==> flow/design.v <==
`timescale 1ps/1ps
module LASER (
	input CLK,
	input RST,
	input [3:0] X,
	input [3:0] Y,
	output reg [3:0] C1X,
	output reg [3:0] C1Y,
	output reg [3:0] C2X,
	output reg [3:0] C2Y,
	output DONE
);
parameter State_Data_Read									= 0,
					State_Calculate_Cover 					= 1,
					State_Next_Circle 							= 2,
					State_Refresh_Max_Cover_Circle	= 3,
					State_Data_Out 									= 4;
reg [2:0] State;
reg [3:0] DATA [39:0][1:0];  
reg [3:0] CNT_X,CNT_Y;
reg [5:0] CNT;
reg [2:0] STEP_CNT;
reg [6:0] ITER;  
reg [8:0] Calculate_REG;
reg [3:0] Distance1,Distance2,Distance3,Distance4;
reg S;
wire [3:0] Set_Circle [1:0];
reg [5:0] Max_Cover,Cover;
reg [3:0] Max_Cover_X,Max_Cover_Y;
reg inC1,inC2;
reg [7:0] sqrd1,sqrd2,sqrd3,sqrd4;
assign Set_Circle[0] = S ? C1X:C2X;
assign Set_Circle[1] = S ? C1Y:C2Y;
assign DONE = State== State_Data_Out ? 1'b1:1'b0;
always@(posedge CLK or posedge RST)begin
	if(RST)begin
		State <= State_Data_Read;	
		S<=0;
		{CNT_Y,CNT_X} <= 0;
		CNT <= 0;
		STEP_CNT <= 0;
		ITER <= 0;
		{Cover,Max_Cover} <= 0;
		{C1X,C1Y,C2X,C2Y} <= 0;
		{Max_Cover_Y,Max_Cover_X} <= 0; 
	end
	else begin
		case(State)
			State_Data_Read								:begin
				if(CNT>=39) begin
					State <= State_Calculate_Cover;
					CNT <= 0;
				end
				else CNT <= CNT+1;
				DATA[CNT][0] <= X;
				DATA[CNT][1] <= Y;
			end
			State_Calculate_Cover 				:begin  
				if(CNT>=39)begin
					State <= State_Next_Circle;
					CNT <= 0;
				end
				else begin
					CNT <= CNT+1;
				end
				if(inC1||inC2)begin
					Cover <= Cover+1;
				end
			end
			State_Next_Circle 						:begin  
				if(Cover>=Max_Cover)begin
					Max_Cover <= Cover;
					Max_Cover_Y <= CNT_Y;
					Max_Cover_X <= CNT_X;
				end
				if(Cover<=3)begin
					if(CNT_Y==15 && (CNT_X+10)>15)begin
						State <= State_Refresh_Max_Cover_Circle;
						CNT_Y <= 0;
						CNT_X <= 0;
					end
					else if((CNT_X+10)>15)begin
						CNT_Y <= CNT_Y+1;
						CNT_X <= 0;
						State <= State_Calculate_Cover;
					end
					else begin
						CNT_X <= CNT_X+10;
						State <= State_Calculate_Cover;
					end
				end
				else if(Cover<=10)begin
					if(CNT_Y==15 && (CNT_X+7)>15)begin
						State <= State_Refresh_Max_Cover_Circle;
						CNT_Y <= 0;
						CNT_X <= 0;
					end
					else if((CNT_X+7)>15)begin
						CNT_Y <= CNT_Y+1;
						CNT_X <= 0;
						State <= State_Calculate_Cover;
					end
					else begin
						CNT_X <= CNT_X+7;
						State <= State_Calculate_Cover;
					end
				end
				else if(Cover<=20)begin
					if(CNT_Y==15 && (CNT_X+3)>15)begin
						State <= State_Refresh_Max_Cover_Circle;
						CNT_Y <= 0;
						CNT_X <= 0;
					end
					else if((CNT_X+3)>15)begin
						CNT_Y <= CNT_Y+1;
						CNT_X <= 0;
						State <= State_Calculate_Cover;
					end
					else begin
						CNT_X <= CNT_X+3;
						State <= State_Calculate_Cover;
					end
				end
				else begin
					{CNT_Y,CNT_X}<= &{CNT_Y,CNT_X} ? 0:{CNT_Y,CNT_X}+1 ;
					State <= &{CNT_Y,CNT_X} ? State_Refresh_Max_Cover_Circle : State_Calculate_Cover;
				end
				Cover<=0;
			end
			State_Refresh_Max_Cover_Circle 	:begin 
				if(  (S&&{Max_Cover_Y,Max_Cover_X}=={C2Y,C2X}) ||
				 			(~S&&{Max_Cover_Y,Max_Cover_X}=={C1Y,C1X}) || (&ITER) ) State <= State_Data_Out;
				else begin 
					if(S) {C2Y,C2X} <= {Max_Cover_Y,Max_Cover_X};
					else {C1Y,C1X} <= {Max_Cover_Y,Max_Cover_X};
					State <= State_Calculate_Cover ; 
				end
				{CNT_Y,CNT_X} <= 0;
				CNT <= 0;
				STEP_CNT <= 0;
				ITER <= ITER+1;
				Cover<=0;
				S <= ~S;
			end
			State_Data_Out 								:begin 
				State <= State_Data_Read;	
				{CNT_Y,CNT_X} <= 0;
				S <= 0;
				CNT <= 0;
				STEP_CNT <= 0;
				ITER <= 0;
				{Cover,Max_Cover} <= 0;
				{C1X,C1Y,C2X,C2Y} <= 0;
				{Max_Cover_Y,Max_Cover_X} <= 0; 
			end
		endcase
	end
end
always@(*)begin
	if(State==State_Calculate_Cover)begin
		Distance1 = (CNT_X>DATA[CNT][0]) ? (CNT_X-DATA[CNT][0]):(DATA[CNT][0]-CNT_X);
		Distance2 = (CNT_Y>DATA[CNT][1]) ? (CNT_Y-DATA[CNT][1]):(DATA[CNT][1]-CNT_Y);	
		sqrd1 = Distance1*Distance1;
		sqrd2 = Distance2*Distance2;
		if( (sqrd1+sqrd2)<=16) inC1 = 1;
		else inC1 = 0;
		Distance3 = (Set_Circle[0]>DATA[CNT][0]) ? (Set_Circle[0]-DATA[CNT][0]):(DATA[CNT][0]-Set_Circle[0]);
		Distance4 = (Set_Circle[1]>DATA[CNT][1]) ? (Set_Circle[1]-DATA[CNT][1]):(DATA[CNT][1]-Set_Circle[1]);
		sqrd4 = Distance3*Distance3;
    sqrd3 = Distance4*Distance4;
		if( (sqrd3+sqrd4)<=16) inC2 = 1;
		else inC2 = 0;
	end
	else {Distance1,Distance2,inC1,inC2} = 0;
end
endmodule
# Tool chain data of LASER
# The steps from the RTL of LASER to its reports follow in flow order.
# Lines are those of the file above, counted from 1.
# Operators carry their Yosys type and port widths (W data, S select, Z words).
# Library cell names are shortened.
# The mark n/a stands for no value.
# inputs
top_module,LASER
clock_port,CLK
lib,sky130hd
corner,tt_025C_1v80

# Elaborated design
# Counts by Yosys on the flattened word-level netlist (proc, flatten, opt, wreduce). Print and check cells are left out.
# word_totals
in_bits,10
wordCells,606
reg_bits,381
# classes
reduce_and_logical,148
bitwise,2
n_mul,4
compare,14
mux,189
addsub,20
eq_ne,135
# ops
operator,n
$mux W4,154
$pmux W4 S79,1
$reduce_and A3 Y1,83
$eq A7 B6 Y1 const B,32
$pmux W4 S39,1
$mul A4 B4 Y8,4
$eq A7 B5 Y1 const B,16
$eq A7 B7 Y1 const B,16
$gt A32 B4 Y1 const B,3
$eq A6 B5 Y1 const B,16
$reduce_bool A2 Y1,44
$pmux W4 S2,8
$eq A7 B4 Y1 const B,8
$eq A6 B4 Y1 const B,8
$eq A6 B6 Y1 const B,8
$pmux W6 S2,3
$sub A4 B4 Y4,8
$eq A7 B3 Y1 const B,4
$eq A6 B3 Y1 const B,4
$add A8 B8 Y9,2
$le A9 B5 Y1 const B,2
$mux W6,3
$gt A4 B4 Y1,4
$eq A8 B8 Y1,2
$pmux W3 S5,1
$ne A2 B2 Y1 const B,7
$add A7 B1 Y7 const B,2
$eq A7 B2 Y1 const B,2
# Other operator kinds: 41; their cells: 66.

# Logic depth
# Depth = most cells in a row (Yosys ltp): at word level without a register or memory, in the mapped netlist without a sequential cell, where the memories' decode and read muxes count.
# logic_depth
word_depth,14
ABC_AREA,0
depth_mapped,39

# Netlist
# Yosys stat after the flow's synthesis: flattened, memories mapped to cells. It holds for the ABC_AREA given above (unset counts as 0); a run with the other value may have another netlist.
# Totals and module areas in this step are rounded.
# types
cell,n,type_area_um2
edfxtp_1,320,9.61E+03
mux2_2,160,1.8E+03
dfrtp_1,62,1.55E+03
ha_1,85,1063.52
a22oi_1,138,1.04E+03
fa_1,30,600.576
nand2_1,142,533.011
clkbuf_1,108,405.389
inv_1,93,349.085
nor2_1,84,315.302
and3_1,50,312.8
nor3_1,53,265.254
mux2i_1,26,260.25
nand4_1,34,212.704
xnor2_1,22,192.685
o21ai_0,38,190.182
nand3_1,33,165.158
a21oi_1,30,150.144
# Not listed: further types 42, cells in them 195.
# mapped
flip_flops,383
seqArea_um2,11200
area_um2,20500
stdcells,1703
buf_cells,115

# Path before layout
# OpenSTA on the mapped netlist: ideal clock, no wires. The path of least setup slack (recovery checks aside). Input and output delay are each 20% of the period. Register names are those of the netlist, which keeps one name where synthesis merged equal registers.
# synth_timing
path_type,flip-flop to flip-flop
from,reg CNT[3]
to,reg Cover[2]
t_first_pin_ns,0.000
tclk_ns,9.0
path_slack_ns,-0.020
t_arrival_ns,8.898
path_stages,34
path_delay_ns,9.020
path_buffers,3
synth_period_reached_ns,9.02
# "path_delay_ns" = arrival - input delay + setup time.
# "path_stages": output pins that drive a net of the path, with the launching flip-flop's if there is one; two outputs of one cell count as two.
# "synth_period_reached_ns" = period - worst setup slack (recovery checks aside). The figure is calculated, with input and output delays left at 20% of the set period.
# Between the ends stands the longest chain of elaborated cells between them, by number of cells; it is not shown to be the way that was timed. Of several equally long chains one is given.
# Each line given opens the expression or statement behind the cell; cells for indexed reads and writes are added by Yosys, which also makes memories of some case tables.
# A register here has more assigning lines than the two given.
# synth_via
cell_sequence,dfrtp_1 clkbuf_1 clkbuf_1 inv_1 ha_1 xnor2_1 buf_2 nor2_1 a311oi_1 nand3_1 nor4_4 mux2_2 ha_1 fa_1 inv_1 a21o_1 a21oi_1 a41oi_1 mux2i_1 xnor2_1 or2_2 fa_1 fa_1 fa_1 inv_1 fa_1 ha_1 inv_1 fa_1 a31oi_1 a221oi_1 a32oi_1 mux2_2 a32o_1
elab_chain_cells,14
cells_between,155
# synth_rtl
element,line_no,source
"start, declared",21,reg [5:0] CNT;
"start, assigned",54,else CNT <= CNT+1;
"start, assigned",64,CNT <= CNT+1;
$sub A6 B6 Y6,161,Distance1 = (CNT_X>DATA[CNT][0]) ? (CNT_X-DATA[CNT][0]):(DATA[CNT][0]-CNT_X);
$add A7 B1 Y7,161,
$eq A7 B7 Y1,161,
$pmux W4 S79,161,
$sub A4 B4 Y4,161,
$mux W4,161,
$mul A4 B4 Y8,163,sqrd1 = Distance1*Distance1;
$add A8 B8 Y9,165,if( (sqrd1+sqrd2)<=16) inC1 = 1;
$le A9 B5 Y1,165,
$mux W1,165,
$mux W1,160,if(State==State_Calculate_Cover)begin
$logic_or A1 B1 Y1,66,if(inC1||inC2)begin
$mux W6,66,
$pmux W6 S2,48,case(State)
"end, assigned",67,Cover <= Cover+1;
"end, assigned",128,Cover<=0;
"end, declared",28,"reg [5:0] Max_Cover,Cover;"

# Worst path after layout
# Path of least setup slack in the final report of job 1 (OpenROAD, finished layout, wires in). Where an end is a register, its clock arrival counts in the times.
# layout_timing
path_type,flip-flop to flip-flop
from,reg CNT[3]
to,reg Cover[4]
path_slack_ns,-3.18
t_arrival_ns,8.76
tclk_ns,5.1
t_first_pin_ns,0.59
path_buffers,7
path_stages,38
# Between the ends stands the longest chain of elaborated cells between them, by number of cells; it is not shown to be the way that was timed. Of several equally long chains one is given.
# A register here has more assigning lines than the two given.
# layout_via
cell_sequence,dfrtp_1 inv_4 ha_4 xor2_4 buf_12 buf_6 buf_6 buf_12 nor2_4 nor4_4 nand3_2 nor4_4 buf_6 nand2_4 mux2_4 ha_4 fa_2 inv_2 [2 not listed] a41oi_2 buf_4 mux2_4 or2_4 fa_1 fa_1 fa_1 inv_1 fa_1 ha_2 inv_2 fa_2 a31oi_2 a221oi_2 a32oi_2 buf_12 mux2_4 a32o_1
elab_chain_cells,14
cells_between,155
# layout_rtl
element,line_no,source
"start, declared",21,reg [5:0] CNT;
"start, assigned",54,else CNT <= CNT+1;
"start, assigned",64,CNT <= CNT+1;
$sub A6 B6 Y6,161,Distance1 = (CNT_X>DATA[CNT][0]) ? (CNT_X-DATA[CNT][0]):(DATA[CNT][0]-CNT_X);
$add A7 B1 Y7,161,
$eq A7 B7 Y1,161,
$pmux W4 S79,161,
$sub A4 B4 Y4,161,
$mux W4,161,
$mul A4 B4 Y8,163,sqrd1 = Distance1*Distance1;
$add A8 B8 Y9,165,if( (sqrd1+sqrd2)<=16) inC1 = 1;
$le A9 B5 Y1,165,
$mux W1,165,
$mux W1,160,if(State==State_Calculate_Cover)begin
$logic_or A1 B1 Y1,66,if(inC1||inC2)begin
$mux W6,66,
$pmux W6 S2,48,case(State)
"end, assigned",67,Cover <= Cover+1;
"end, assigned",128,Cover<=0;
"end, declared",28,"reg [5:0] Max_Cover,Cover;"

Hand-over note for LASER

Design LASER on sky130hd. What follows are 4 stored runs of the flow, each under its own settings; their order means nothing. The constraints put input and output delay at 20% of the set period each and load the outputs with 0.01 pF.
"period_reached_ns": clock period set for the run, less the worst setup slack. It is reckoned from that one timing run; input and output delays stay at 20% of the period that was set.
By "worst_setup_path_time_ns" is meant the share of the clock period that the worst setup path is allowed (20% is reserved at inputs, 20% at outputs), minus its slack. Clock arrival times at its registers enter into it.
Values from the reports are rounded here.

Job 1, flow files:
==> flow/run.sh <==
#!/bin/bash
# the make line also repeats the synthesis and layout settings of config.mk as NAME=value (left out here)
make -C /OpenROAD-flow-scripts/flow DESIGN_CONFIG=/design/flow/config.mk WORK_HOME=/design/flow/orfs CLKGATE_MAP_FILE= finish
==> flow/config.mk <==
export PLATFORM = sky130hd
export DESIGN_NAME = LASER
export DESIGN_NICKNAME = LASER
export VERILOG_FILES = /design/flow/design.v
export SDC_FILE = /design/flow/constraint.sdc
export NUM_CORES = 4
export LEC_CHECK = 0
export CAP_MARGIN = 20
export CORE_MARGIN = 2
export CORE_UTILIZATION = 40
export SLEW_MARGIN = 20
==> flow/constraint.sdc <==
create_clock -name core_clock -period 5.1 [get_ports {CLK}]
set_input_delay 1.0200 -clock core_clock [delete_from_list [all_inputs] [get_ports {CLK}]]
set_output_delay 1.0200 -clock core_clock [all_outputs]
set_load 0.01 [all_outputs]

==> results of job 1, as CSV <==
result,value
synthArea_um2,20500
die_um2,53100
layout_stdcell_area_um2,25900
final_util_pct,51.4
final_setup_ws_ns,-3.18
period_reached_ns,8.283
worst_setup_path_time_ns,8.28
timing.worst_path_kind,"flip-flop to flip-flop"

Job 2, flow files:
==> flow/run.sh <==
#!/bin/bash
# the make line also repeats the synthesis and layout settings of config.mk as NAME=value (left out here)
make -C /OpenROAD-flow-scripts/flow DESIGN_CONFIG=/design/flow/config.mk WORK_HOME=/design/flow/orfs CLKGATE_MAP_FILE= finish
==> flow/config.mk <==
export PLATFORM = sky130hd
export DESIGN_NAME = LASER
export DESIGN_NICKNAME = LASER
export VERILOG_FILES = /design/flow/design.v
export SDC_FILE = /design/flow/constraint.sdc
export NUM_CORES = 4
export LEC_CHECK = 0
export CAP_MARGIN = 20
export CORE_MARGIN = 2
export CORE_UTILIZATION = 40
export SETUP_SLACK_MARGIN = 2.52
export SLEW_MARGIN = 20
==> flow/constraint.sdc <==
create_clock -name core_clock -period 8.78 [get_ports {CLK}]
set_input_delay 1.7560 -clock core_clock [delete_from_list [all_inputs] [get_ports {CLK}]]
set_output_delay 1.7560 -clock core_clock [all_outputs]
set_load 0.01 [all_outputs]

==> results of job 2, as CSV <==
result,value
synthArea_um2,20500
die_um2,53100
layout_stdcell_area_um2,24500
final_util_pct,48.7
final_setup_ws_ns,0.462
period_reached_ns,8.318
worst_setup_path_time_ns,8.32
timing.worst_path_kind,"flip-flop to flip-flop"

Job 3, flow files:
==> flow/run.sh <==
#!/bin/bash
# the make line also repeats the synthesis and layout settings of config.mk as NAME=value (left out here)
make -C /OpenROAD-flow-scripts/flow DESIGN_CONFIG=/design/flow/config.mk WORK_HOME=/design/flow/orfs CLKGATE_MAP_FILE= finish
==> flow/config.mk <==
export PLATFORM = sky130hd
export DESIGN_NAME = LASER
export DESIGN_NICKNAME = LASER
export VERILOG_FILES = /design/flow/design.v
export SDC_FILE = /design/flow/constraint.sdc
export NUM_CORES = 4
export LEC_CHECK = 0
export CAP_MARGIN = 20
export CORE_MARGIN = 2
export CORE_UTILIZATION = 40
export SLEW_MARGIN = 20
==> flow/constraint.sdc <==
create_clock -name core_clock -period 8.78 [get_ports {CLK}]
set_input_delay 1.7560 -clock core_clock [delete_from_list [all_inputs] [get_ports {CLK}]]
set_output_delay 1.7560 -clock core_clock [all_outputs]
set_load 0.01 [all_outputs]

==> results of job 3, as CSV <==
result,value
synthArea_um2,20500
die_um2,53100
layout_stdcell_area_um2,24400
final_util_pct,48.5
final_setup_ws_ns,0.236
period_reached_ns,8.544
worst_setup_path_time_ns,8.54
timing.worst_path_kind,"flip-flop to flip-flop"

Job 4, flow files:
==> flow/run.sh <==
#!/bin/bash
# the make line also repeats the synthesis and layout settings of config.mk as NAME=value (left out here)
make -C /OpenROAD-flow-scripts/flow DESIGN_CONFIG=/design/flow/config.mk WORK_HOME=/design/flow/orfs CLKGATE_MAP_FILE= finish
==> flow/config.mk <==
export PLATFORM = sky130hd
export DESIGN_NAME = LASER
export DESIGN_NICKNAME = LASER
export VERILOG_FILES = /design/flow/design.v
export SDC_FILE = /design/flow/constraint.sdc
export NUM_CORES = 4
export LEC_CHECK = 0
export ABC_AREA = 1
export CAP_MARGIN = 20
export CORE_MARGIN = 3
export CORE_UTILIZATION = 41
export CTS_CLUSTER_DIAMETER = 56
export GPL_TIMING_DRIVEN = 1
export MAX_ROUTING_LAYER = met4
export PLACE_DENSITY_LB_ADDON = 0.25
export SLEW_MARGIN = 35
==> flow/constraint.sdc <==
create_clock -name core_clock -period 5.74 [get_ports {CLK}]
set_input_delay 1.1480 -clock core_clock [delete_from_list [all_inputs] [get_ports {CLK}]]
set_output_delay 1.1480 -clock core_clock [all_outputs]
set_load 0.01 [all_outputs]

==> results of job 4, as CSV <==
result,value
synthArea_um2,21600
die_um2,55500
layout_stdcell_area_um2,27200
final_util_pct,52.6
final_setup_ws_ns,-1.46
period_reached_ns,7.205
worst_setup_path_time_ns,7.20
timing.worst_path_kind,"flip-flop to flip-flop"

End of note.
